==> flow/design.v <==
`timescale 1ns/1ps
module e0 (x, y);
	input [31:0] x;
	output [31:0] y;
	assign y = {x[1:0],x[31:2]} ^ {x[12:0],x[31:13]} ^ {x[21:0],x[31:22]};
endmodule
module e1 (x, y);
	input [31:0] x;
	output [31:0] y;
	assign y = {x[5:0],x[31:6]} ^ {x[10:0],x[31:11]} ^ {x[24:0],x[31:25]};
endmodule
module ch (x, y, z, o);
	input [31:0] x, y, z;
	output [31:0] o;
	assign o = z ^ (x & (y ^ z));
endmodule
module maj (x, y, z, o);
	input [31:0] x, y, z;
	output [31:0] o;
	assign o = (x & y) | (z & (x | y));
endmodule
module s0 (x, y);
	input [31:0] x;
	output [31:0] y;
	assign y[31:29] = x[6:4] ^ x[17:15];
	assign y[28:0] = {x[3:0], x[31:7]} ^ {x[14:0],x[31:18]} ^ x[31:3];
endmodule
module s1 (x, y);
	input [31:0] x;
	output [31:0] y;
	assign y[31:22] = x[16:7] ^ x[18:9];
	assign y[21:0] = {x[6:0],x[31:17]} ^ {x[8:0],x[31:19]} ^ x[31:10];
endmodule
`timescale 1ns/1ps
module sha256_transform #(
	parameter LOOP = 6'd4
) (
	input clk,
	input feedback,
	input [5:0] cnt,
	input [255:0] rx_state,
	input [511:0] rx_input,
	output reg [255:0] tx_hash
);
	localparam Ks = {
		32'h428a2f98, 32'h71374491, 32'hb5c0fbcf, 32'he9b5dba5,
		32'h3956c25b, 32'h59f111f1, 32'h923f82a4, 32'hab1c5ed5,
		32'hd807aa98, 32'h12835b01, 32'h243185be, 32'h550c7dc3,
		32'h72be5d74, 32'h80deb1fe, 32'h9bdc06a7, 32'hc19bf174,
		32'he49b69c1, 32'hefbe4786, 32'h0fc19dc6, 32'h240ca1cc,
		32'h2de92c6f, 32'h4a7484aa, 32'h5cb0a9dc, 32'h76f988da,
		32'h983e5152, 32'ha831c66d, 32'hb00327c8, 32'hbf597fc7,
		32'hc6e00bf3, 32'hd5a79147, 32'h06ca6351, 32'h14292967,
		32'h27b70a85, 32'h2e1b2138, 32'h4d2c6dfc, 32'h53380d13,
		32'h650a7354, 32'h766a0abb, 32'h81c2c92e, 32'h92722c85,
		32'ha2bfe8a1, 32'ha81a664b, 32'hc24b8b70, 32'hc76c51a3,
		32'hd192e819, 32'hd6990624, 32'hf40e3585, 32'h106aa070,
		32'h19a4c116, 32'h1e376c08, 32'h2748774c, 32'h34b0bcb5,
		32'h391c0cb3, 32'h4ed8aa4a, 32'h5b9cca4f, 32'h682e6ff3,
		32'h748f82ee, 32'h78a5636f, 32'h84c87814, 32'h8cc70208,
		32'h90befffa, 32'ha4506ceb, 32'hbef9a3f7, 32'hc67178f2};
	genvar i;
	generate
		for (i = 0; i < 64/LOOP; i = i + 1) begin : HASHERS
			wire [511:0] W;
			wire [255:0] state;
			if(i == 0)
				sha256_digester U (
					.clk(clk),
					.k(Ks[32*(63-cnt) +: 32]),
					.rx_w(feedback ? W : rx_input),
					.rx_state(feedback ? state : rx_state),
					.tx_w(W),
					.tx_state(state)
				);
			else
				sha256_digester U (
					.clk(clk),
					.k(Ks[32*(63-LOOP*i-cnt) +: 32]),
					.rx_w(feedback ? W : HASHERS[i-1].W),
					.rx_state(feedback ? state : HASHERS[i-1].state),
					.tx_w(W),
					.tx_state(state)
				);
		end
	endgenerate
	always @ (posedge clk)
	begin
		if (!feedback)
		begin
			tx_hash[(((0)+1)*(32)-1):((0)*(32))] <= rx_state[(((0)+1)*(32)-1):((0)*(32))] + HASHERS[64/LOOP-6'd1].state[(((0)+1)*(32)-1):((0)*(32))];
			tx_hash[(((1)+1)*(32)-1):((1)*(32))] <= rx_state[(((1)+1)*(32)-1):((1)*(32))] + HASHERS[64/LOOP-6'd1].state[(((1)+1)*(32)-1):((1)*(32))];
			tx_hash[(((2)+1)*(32)-1):((2)*(32))] <= rx_state[(((2)+1)*(32)-1):((2)*(32))] + HASHERS[64/LOOP-6'd1].state[(((2)+1)*(32)-1):((2)*(32))];
			tx_hash[(((3)+1)*(32)-1):((3)*(32))] <= rx_state[(((3)+1)*(32)-1):((3)*(32))] + HASHERS[64/LOOP-6'd1].state[(((3)+1)*(32)-1):((3)*(32))];
			tx_hash[(((4)+1)*(32)-1):((4)*(32))] <= rx_state[(((4)+1)*(32)-1):((4)*(32))] + HASHERS[64/LOOP-6'd1].state[(((4)+1)*(32)-1):((4)*(32))];
			tx_hash[(((5)+1)*(32)-1):((5)*(32))] <= rx_state[(((5)+1)*(32)-1):((5)*(32))] + HASHERS[64/LOOP-6'd1].state[(((5)+1)*(32)-1):((5)*(32))];
			tx_hash[(((6)+1)*(32)-1):((6)*(32))] <= rx_state[(((6)+1)*(32)-1):((6)*(32))] + HASHERS[64/LOOP-6'd1].state[(((6)+1)*(32)-1):((6)*(32))];
			tx_hash[(((7)+1)*(32)-1):((7)*(32))] <= rx_state[(((7)+1)*(32)-1):((7)*(32))] + HASHERS[64/LOOP-6'd1].state[(((7)+1)*(32)-1):((7)*(32))];
		end
	end
endmodule
module sha256_digester (clk, k, rx_w, rx_state, tx_w, tx_state);
	input clk;
	input [31:0] k;
	input [511:0] rx_w;
	input [255:0] rx_state;
	output reg [511:0] tx_w;
	output reg [255:0] tx_state;
	wire [31:0] e0_w, e1_w, ch_w, maj_w, s0_w, s1_w;
	e0	e0_blk	(rx_state[(((0)+1)*(32)-1):((0)*(32))], e0_w);
	e1	e1_blk	(rx_state[(((4)+1)*(32)-1):((4)*(32))], e1_w);
	ch	ch_blk	(rx_state[(((4)+1)*(32)-1):((4)*(32))], rx_state[(((5)+1)*(32)-1):((5)*(32))], rx_state[(((6)+1)*(32)-1):((6)*(32))], ch_w);
	maj	maj_blk	(rx_state[(((0)+1)*(32)-1):((0)*(32))], rx_state[(((1)+1)*(32)-1):((1)*(32))], rx_state[(((2)+1)*(32)-1):((2)*(32))], maj_w);
	s0	s0_blk	(rx_w[63:32], s0_w);
	s1	s1_blk	(rx_w[479:448], s1_w);
	wire [31:0] t1 = rx_state[(((7)+1)*(32)-1):((7)*(32))] + e1_w + ch_w + rx_w[31:0] + k;
	wire [31:0] t2 = e0_w + maj_w;
	wire [31:0] new_w = s1_w + rx_w[319:288] + s0_w + rx_w[31:0];
	always @ (posedge clk)
	begin
		tx_w[511:480] <= new_w;
		tx_w[479:0] <= rx_w[511:32];
		tx_state[(((7)+1)*(32)-1):((7)*(32))] <= rx_state[(((6)+1)*(32)-1):((6)*(32))];
		tx_state[(((6)+1)*(32)-1):((6)*(32))] <= rx_state[(((5)+1)*(32)-1):((5)*(32))];
		tx_state[(((5)+1)*(32)-1):((5)*(32))] <= rx_state[(((4)+1)*(32)-1):((4)*(32))];
		tx_state[(((4)+1)*(32)-1):((4)*(32))] <= rx_state[(((3)+1)*(32)-1):((3)*(32))] + t1;
		tx_state[(((3)+1)*(32)-1):((3)*(32))] <= rx_state[(((2)+1)*(32)-1):((2)*(32))];
		tx_state[(((2)+1)*(32)-1):((2)*(32))] <= rx_state[(((1)+1)*(32)-1):((1)*(32))];
		tx_state[(((1)+1)*(32)-1):((1)*(32))] <= rx_state[(((0)+1)*(32)-1):((0)*(32))];
		tx_state[(((0)+1)*(32)-1):((0)*(32))] <= t1 + t2;
	end
endmodule
`timescale 1ns/1ps
module fpgaminer_top (clk, rst, midstate, data, mask, golden_nonce, golden_valid);
   parameter LOOP_LOG2 = 5;
   localparam [5:0] LOOP = (6'd1 << LOOP_LOG2);
   localparam [31:0] GOLDEN_NONCE_OFFSET = (32'd1 << (7 - LOOP_LOG2)) + 32'd1;
   input clk;
   input rst;
   input [255:0] midstate;
   input [95:0]  data;
   input [31:0]  mask;
   output reg [31:0] golden_nonce;
   output reg 	     golden_valid;
   reg [255:0] state;
   reg [511:0] data_r;
   reg [31:0]  nonce;
   wire        hash_clk = clk;
   wire [255:0] hash, hash2;
   reg [5:0] 	cnt;
   reg 		feedback;
   sha256_transform #(.LOOP(LOOP)) uut (
					.clk(hash_clk),
					.feedback(feedback),
					.cnt(cnt),
					.rx_state(state),
					.rx_input(data_r),
					.tx_hash(hash)
					);
   sha256_transform #(.LOOP(LOOP)) uut2 (
					 .clk(hash_clk),
					 .feedback(feedback),
					 .cnt(cnt),
					 .rx_state(256'h5be0cd191f83d9ab9b05688c510e527fa54ff53a3c6ef372bb67ae856a09e667),
					 .rx_input({256'h0000010000000000000000000000000000000000000000000000000080000000, hash}),
					 .tx_hash(hash2)
					 );
   reg [255:0] 	midstate_buf, data_buf;
   reg [31:0] 	mask_buf;
   reg 		is_golden_ticket;
   reg 		feedback_d1;
   reg [2:0] 	primed;
   wire [5:0] 	cnt_next;
   wire [31:0] 	nonce_next;
   wire 	feedback_next;
   wire 	reset = rst;
   assign cnt_next =  reset ? 6'd0 : (LOOP == 1) ? 6'd0 : (cnt + 6'd1) & (LOOP-1);
   assign feedback_next = (LOOP == 1) ? 1'b0 : (cnt_next != {(LOOP_LOG2){1'b0}});
   assign nonce_next =
		      reset ? 32'd0 :
		      feedback_next ? nonce : (nonce + 32'd1);
   always @ (posedge hash_clk)
     begin
	midstate_buf <= midstate;
	data_buf <= {160'd0, data};
	mask_buf <= mask;
	cnt <= cnt_next;
	feedback <= feedback_next;
	feedback_d1 <= feedback;
	state <= midstate_buf;
	data_r <= {384'h000002800000000000000000000000000000000000000000000000000000000000000000000000000000000080000000, nonce_next, data_buf[95:0]};
	nonce <= nonce_next;
	if (reset)
	  primed <= 3'd0;
	else if (!feedback_d1 && primed != 3'd6)
	  primed <= primed + 3'd1;
	is_golden_ticket <= ((hash2[255:224] & mask_buf) == 32'h00000000) && !feedback_d1 && (primed == 3'd6) && !reset;
	if(is_golden_ticket)
	  begin
	     if (LOOP == 1)
	       golden_nonce <= nonce - 32'd131;
	     else if (LOOP == 2)
	       golden_nonce <= nonce - 32'd66;
	     else
	       golden_nonce <= nonce - GOLDEN_NONCE_OFFSET;
	  end
	golden_valid <= is_golden_ticket && !reset;
     end
endmodule
==> From RTL to reports: fpgaminer_top <==
What the tools print for fpgaminer_top, step after step.
Lines are those of the file above, counted from 1.
Operators: Yosys type, input widths -> output width; for muxes data width and select width s.
Cell names lack the library's common part.
{ "design": {"design": "fpgaminer_top", "clk_port": "clk", "library": "sky130hd", "pvt_corner": "tt_025C_1v80"} }

==> Elaborated design <==
Yosys after proc, flatten, opt, wreduce and memory -nomap, before mapping. Memory bits, and registers merged into a memory's read port (data or address), are not among the register bits. Print and check cells are not counted. Equal cells are merged and count once.
{ "word_totals": {"ff_bits": 4428, "inputBits": 386, "output_inout_bits": 33, "wordCells": 180} }
{ "op_classes": {"n_addsub": 62, "n_eq": 2, "n_shift": 2, "muxes": 11, "bitwise": 69, "reduce_logical": 9} }
{ "op_table": {"columns": ["operator", "count"], "rows": [
  ["$shiftx 2048x32->32 const A", 2],
  ["$add 32x32->32", 48],
  ["$mux 512", 2],
  ["$mux 256", 4],
  ["$mux 480", 2],
  ["$xor 32x32->32", 24],
  ["$and 32x32->32", 13],
  ["$or 32x32->32", 8],
  ["$xor 29x29->29", 8],
  ["$xor 22x22->22", 8],
  ["$add 31x32->32 const A", 3],
  ["$add 32x32->32 const A", 3],
  ["$mux 32", 2],
  ["$xor 10x10->10", 4],
  ["$add 29x32->32 const A", 1],
  ["$add 30x32->32 const A", 1],
  ["$add 32x1->32 const B", 1],
  ["$sub 32x3->32 const B", 1],
  ["$logic_not 32->1", 1],
  ["$xor 3x3->3", 4],
  ["$sub 6x5->7 const A", 1],
  ["$sub 5x5->6 const A", 1],
  ["$reduce_bool 6->1", 1],
  ["$logic_and 1x1->1", 5],
  ["$add 5x1->5 const B", 1],
  ["$mux 5", 1],
  ["$add 3x1->3 const B", 1],
  ["$eq 3x3->1 const B", 1]
]} }
Other operator kinds: 2; their cells: 3.

==> Depth <==
Depth = most cells in a row (Yosys ltp): at word level without a register or memory, in the mapped netlist without a sequential cell, where the memories' decode and read muxes count.
{ "logic_depth": {"ltp_word": 8, "abc_area": 0, "depth_mapped": 43, "mapped_depth_nobuf": 40} }

==> After synthesis <==
Source: synth_stat.txt of the flow (Yosys; design flattened, memories mapped). It holds for the ABC_AREA given above (unset counts as 0); a run with the other value may have another netlist.
{ "types": {"columns": ["cell", "count", "area_total_um2"], "rows": [
  ["dfxtp_1", 3852, 7.71E+04],
  ["mux2_2", 1649, 1.86E+04],
  ["fa_1", 729, 1.46E+04],
  ["xnor2_1", 1470, 1.29E+04],
  ["ha_1", 778, 9.73E+03],
  ["edfxtp_1", 320, 9.61E+03],
  ["mux2i_1", 647, 6.48E+03],
  ["inv_1", 1676, 6.29E+03],
  ["and2_1", 753, 4.71E+03],
  ["a21oi_1", 661, 3.31E+03],
  ["nor2_1", 668, 2.51E+03],
  ["xor2_1", 276, 2.42E+03],
  ["nand2_1", 620, 2.33E+03],
  ["a21o_1", 288, 2.16E+03],
  ["o21ai_0", 395, 1.98E+03],
  ["nand2b_1", 224, 1.4E+03],
  ["o21a_1", 142, 1.07E+03],
  ["buf_2", 211, 1.06E+03]
]} }
Other cell types: 93; their cells: 1660.
{ "synth_totals": {"cells": 17019, "area_um2": 189234.0, "seq_area_um2": 86723.2, "ff_cells": 4172, "n_buf": 541} }
By module: a second synthesis without flattening, with its own total; a netlist apart from the flattened one above.
{ "hier_totals": {"hier_cells": 18898, "area_unflattened_um2": 221786.5} }
Rows give one instance, submodules left out.
{ "modules": {"columns": ["module", "n_inst", "n_cells", "mod_area_um2", "seq_area_um2"], "rows": [
  ["sha256_digester", 4, 2051, 26072.5, 15374.7],
  ["sha256_transform #(LOOP=32)", 2, 4401, 41997.8, 7687.4],
  ["fpgaminer_top", 1, 1124, 18611.6, 16575.9],
  ["e0", 4, 32, 772.0, 0.0],
  ["e1", 4, 32, 764.5, 0.0],
  ["s0", 4, 32, 719.4, 0.0],
  ["s1", 4, 32, 625.6, 0.0],
  ["ch", 4, 32, 480.5, 0.0],
  ["maj", 4, 32, 360.3, 0.0]
]} }

==> Timing after synthesis <==
Source: OpenSTA report_checks on the synthesized netlist (no wires, ideal clock, input and output delay 20% of the period each), path of least setup slack; recovery checks are left aside. Register names are those of the netlist, which keeps one name where synthesis merged equal registers.
{ "synth_path": {"path_type": "register -> register", "from": "register feedback", "to": "register uut2.HASHERS[0].genblk1.U.tx_state[153]", "clock_period_ns": 12.0, "setup_time_ns": 0.072, "t_first_pin_ns": 0.000, "arrival_ns": 16.415, "t_required_ns": 11.928, "setup_slack_ns": -4.487, "delay_ns": 16.487, "driving_pins": 35, "path_buffers": 5, "synth_period_reached_ns": 16.487} }
"delay_ns" = arrival - input delay + setup time.
"driving_pins" counts driving pins, that of a launching flip-flop among them; a cell with two outputs on the path counts twice.
"synth_period_reached_ns" = period - worst setup slack (recovery checks aside). The figure is calculated, with input and output delays left at 20% of the set period.
The rows between start and end are the longest chain of elaborated cells between them; the timing report does not say that the signal goes this way. Where chains are equally long, one stands for them.
Each line given opens the expression or statement behind the cell; cells for indexed reads and writes are added by Yosys, which also makes memories of some case tables.
{ "synth_between": {"cell_sequence": "dfxtp_1 -> buf_2 -> buf_2 -> buf_2 -> inv_1 -> clkbuf_1 -> clkbuf_1 -> nor2_1 -> fa_1 -> fa_1 -> fa_1 -> inv_1 -> ha_1 -> a21o_1 -> a311o_1 -> o311a_1 -> nor2_1 -> o21ai_0 -> a31o_2 -> a21o_1 -> a21oi_1 -> o21ba_2 -> xnor2_1 -> ha_1 -> a21o_1 -> a2111oi_0 -> o21ai_0 -> a31oi_1 -> o211ai_1 -> a311oi_1 -> a2111oi_1 -> or3_1 -> a21o_1 -> a21oi_1 -> xnor2_1", "elab_chain_len": 8, "cells_between": 12, "cone_lines": 6, "classes_between": "add/sub: 5; mux: 2; logic: 5"} }
{ "synth_rtl": {"columns": ["element", "line_no", "source"], "rows": [
  ["start: declaration", 151, "reg feedback;"],
  ["start: assignment", 188, "feedback <= feedback_next;"],
  ["$mux 256", 72, ".rx_state(feedback ? state : rx_state),"],
  ["$xor 32x32->32 (2 in a row)", 10, "assign y = {x[5:0],x[31:6]} ^ {x[10:0],x[31:11]} ^ {x[24:0],x[31:25]};"],
  ["$add 32x32->32 (4 in a row)", 116, "wire [31:0] t1 = rx_state[(((7)+1)*(32)-1):((7)*(32))] + e1_w + ch_w + rx_w[31:0] + k;"],
  ["$add 32x32->32", 126, "tx_state[(((4)+1)*(32)-1):((4)*(32))] <= rx_state[(((3)+1)*(32)-1):((3)*(32))] + t1;"],
  ["end: assignment", 126, null],
  ["end: declaration", 108, "output reg [255:0] tx_state;"]
]} }

==> Timing after layout <==
Path of least setup slack in the final report of flow run A (OpenROAD, finished layout, wires in). Where an end is a register, its clock arrival counts in the times.
{ "layout_path": {"path_type": "register -> register", "from": "register feedback", "to": "register uut.HASHERS[0].genblk1.U.tx_state[30]", "clock_period_ns": 6.21, "setup_time_ns": 0.12, "t_first_pin_ns": 1.17, "arrival_ns": 10.85, "t_required_ns": 7.31, "setup_slack_ns": -3.54, "driving_pins": 45, "path_buffers": 19} }
The rows between start and end are the longest chain of elaborated cells between them; the timing report does not say that the signal goes this way. Where chains are equally long, one stands for them.
{ "layout_between": {"cell_sequence": "dfxtp_4 -> buf_12 -> buf_16 -> buf_16 -> buf_16 -> buf_16 -> buf_16 -> buf_12 -> buf_16 -> buf_16 -> buf_16 -> buf_16 -> buf_16 -> buf_6 -> buf_12 -> clkbuf_16 -> nand2_4 -> o21ai_4 -> [... 9 more ...] -> o41a_4 -> buf_6 -> buf_6 -> xnor2_4 -> buf_6 -> fa_2 -> ha_4 -> nand4_1 -> nor3b_2 -> o41a_1 -> o211ai_1 -> buf_4 -> a21o_1 -> nand3_2 -> a21o_1 -> a211oi_4 -> o31ai_4 -> xor2_1", "elab_chain_len": 8, "cells_between": 19, "cone_lines": 9, "classes_between": "add/sub: 6; mux: 2; logic: 11"} }
{ "layout_rtl": {"columns": ["element", "line_no", "source"], "rows": [
  ["start: declaration", 151, "reg feedback;"],
  ["start: assignment", 188, "feedback <= feedback_next;"],
  ["$mux 256", 72, ".rx_state(feedback ? state : rx_state),"],
  ["$xor 32x32->32 (2 in a row)", 10, "assign y = {x[5:0],x[31:6]} ^ {x[10:0],x[31:11]} ^ {x[24:0],x[31:25]};"],
  ["$add 32x32->32 (4 in a row)", 116, "wire [31:0] t1 = rx_state[(((7)+1)*(32)-1):((7)*(32))] + e1_w + ch_w + rx_w[31:0] + k;"],
  ["$add 32x32->32", 130, "tx_state[(((0)+1)*(32)-1):((0)*(32))] <= t1 + t2;"],
  ["end: assignment", 130, null],
  ["end: declaration", 108, "output reg [255:0] tx_state;"]
]} }

Memo
Re: implementation data of fpgaminer_top

Settings and measured results of 2 stored flow runs for module fpgaminer_top (sky130hd), not sorted in any way. The constraints put input and output delay at 20% of the set period each and load the outputs with 0.01 pF.
By "achieved clock period (ns)" is meant the clock period of the run minus its worst setup slack. This is arithmetic on one report: input and output delays are still those of the set period (20% each).
"worst setup path time (ns)" is the time allowed to the run's worst setup path (the clock period less input and output delay, where it has them) less its slack. Clock arrival times count: a late capture clock shortens it, a late launch clock lengthens it.

settings of flow run A
{
  "CAP_MARGIN": 20,
  "CELL_PAD_IN_SITES_GLOBAL_PLACEMENT": 2,
  "CORE_ASPECT_RATIO": 1.78,
  "CORE_UTILIZATION": 17,
  "CTS_CLUSTER_SIZE": 88,
  "GPL_ROUTABILITY_DRIVEN": 1,
  "GPL_TIMING_DRIVEN": 0,
  "MAX_ROUTING_LAYER": "met5",
  "MIN_ROUTING_LAYER": "met1",
  "PLACE_DENSITY_LB_ADDON": 0.1,
  "SETUP_SLACK_MARGIN": 0.5,
  "SLEW_MARGIN": 40,
  "period_ns": 6.21,
  "CORE_MARGIN": 2
}
report of flow run A
yosys chip area after synthesis (um^2): 189234.0
finish__design__die__area: 1121950.0
finish__design__instance__area__stdcell: 261143.0
finish__design__instance__utilization: 0.2350
finish__timing__setup__ws: -3.537
finish__timing__setup__tns: -598.791
finish__timing__hold__ws: 0.286
achieved clock period (ns): 9.747
worst setup path time (ns): 9.75
worst setup path kind: register -> register

settings of flow run B
{
  "ABC_AREA": 1,
  "CORE_ASPECT_RATIO": 0.99,
  "CORE_MARGIN": 8,
  "CORE_UTILIZATION": 16,
  "MAX_ROUTING_LAYER": "met5",
  "MIN_ROUTING_LAYER": "met2",
  "PLACE_DENSITY": 0.91,
  "SETUP_SLACK_MARGIN": 5.0,
  "SLEW_MARGIN": 25,
  "TNS_END_PERCENT": 75,
  "period_ns": 19.2,
  "CAP_MARGIN": 20
}
report of flow run B: did not finish, route, GRT-0116
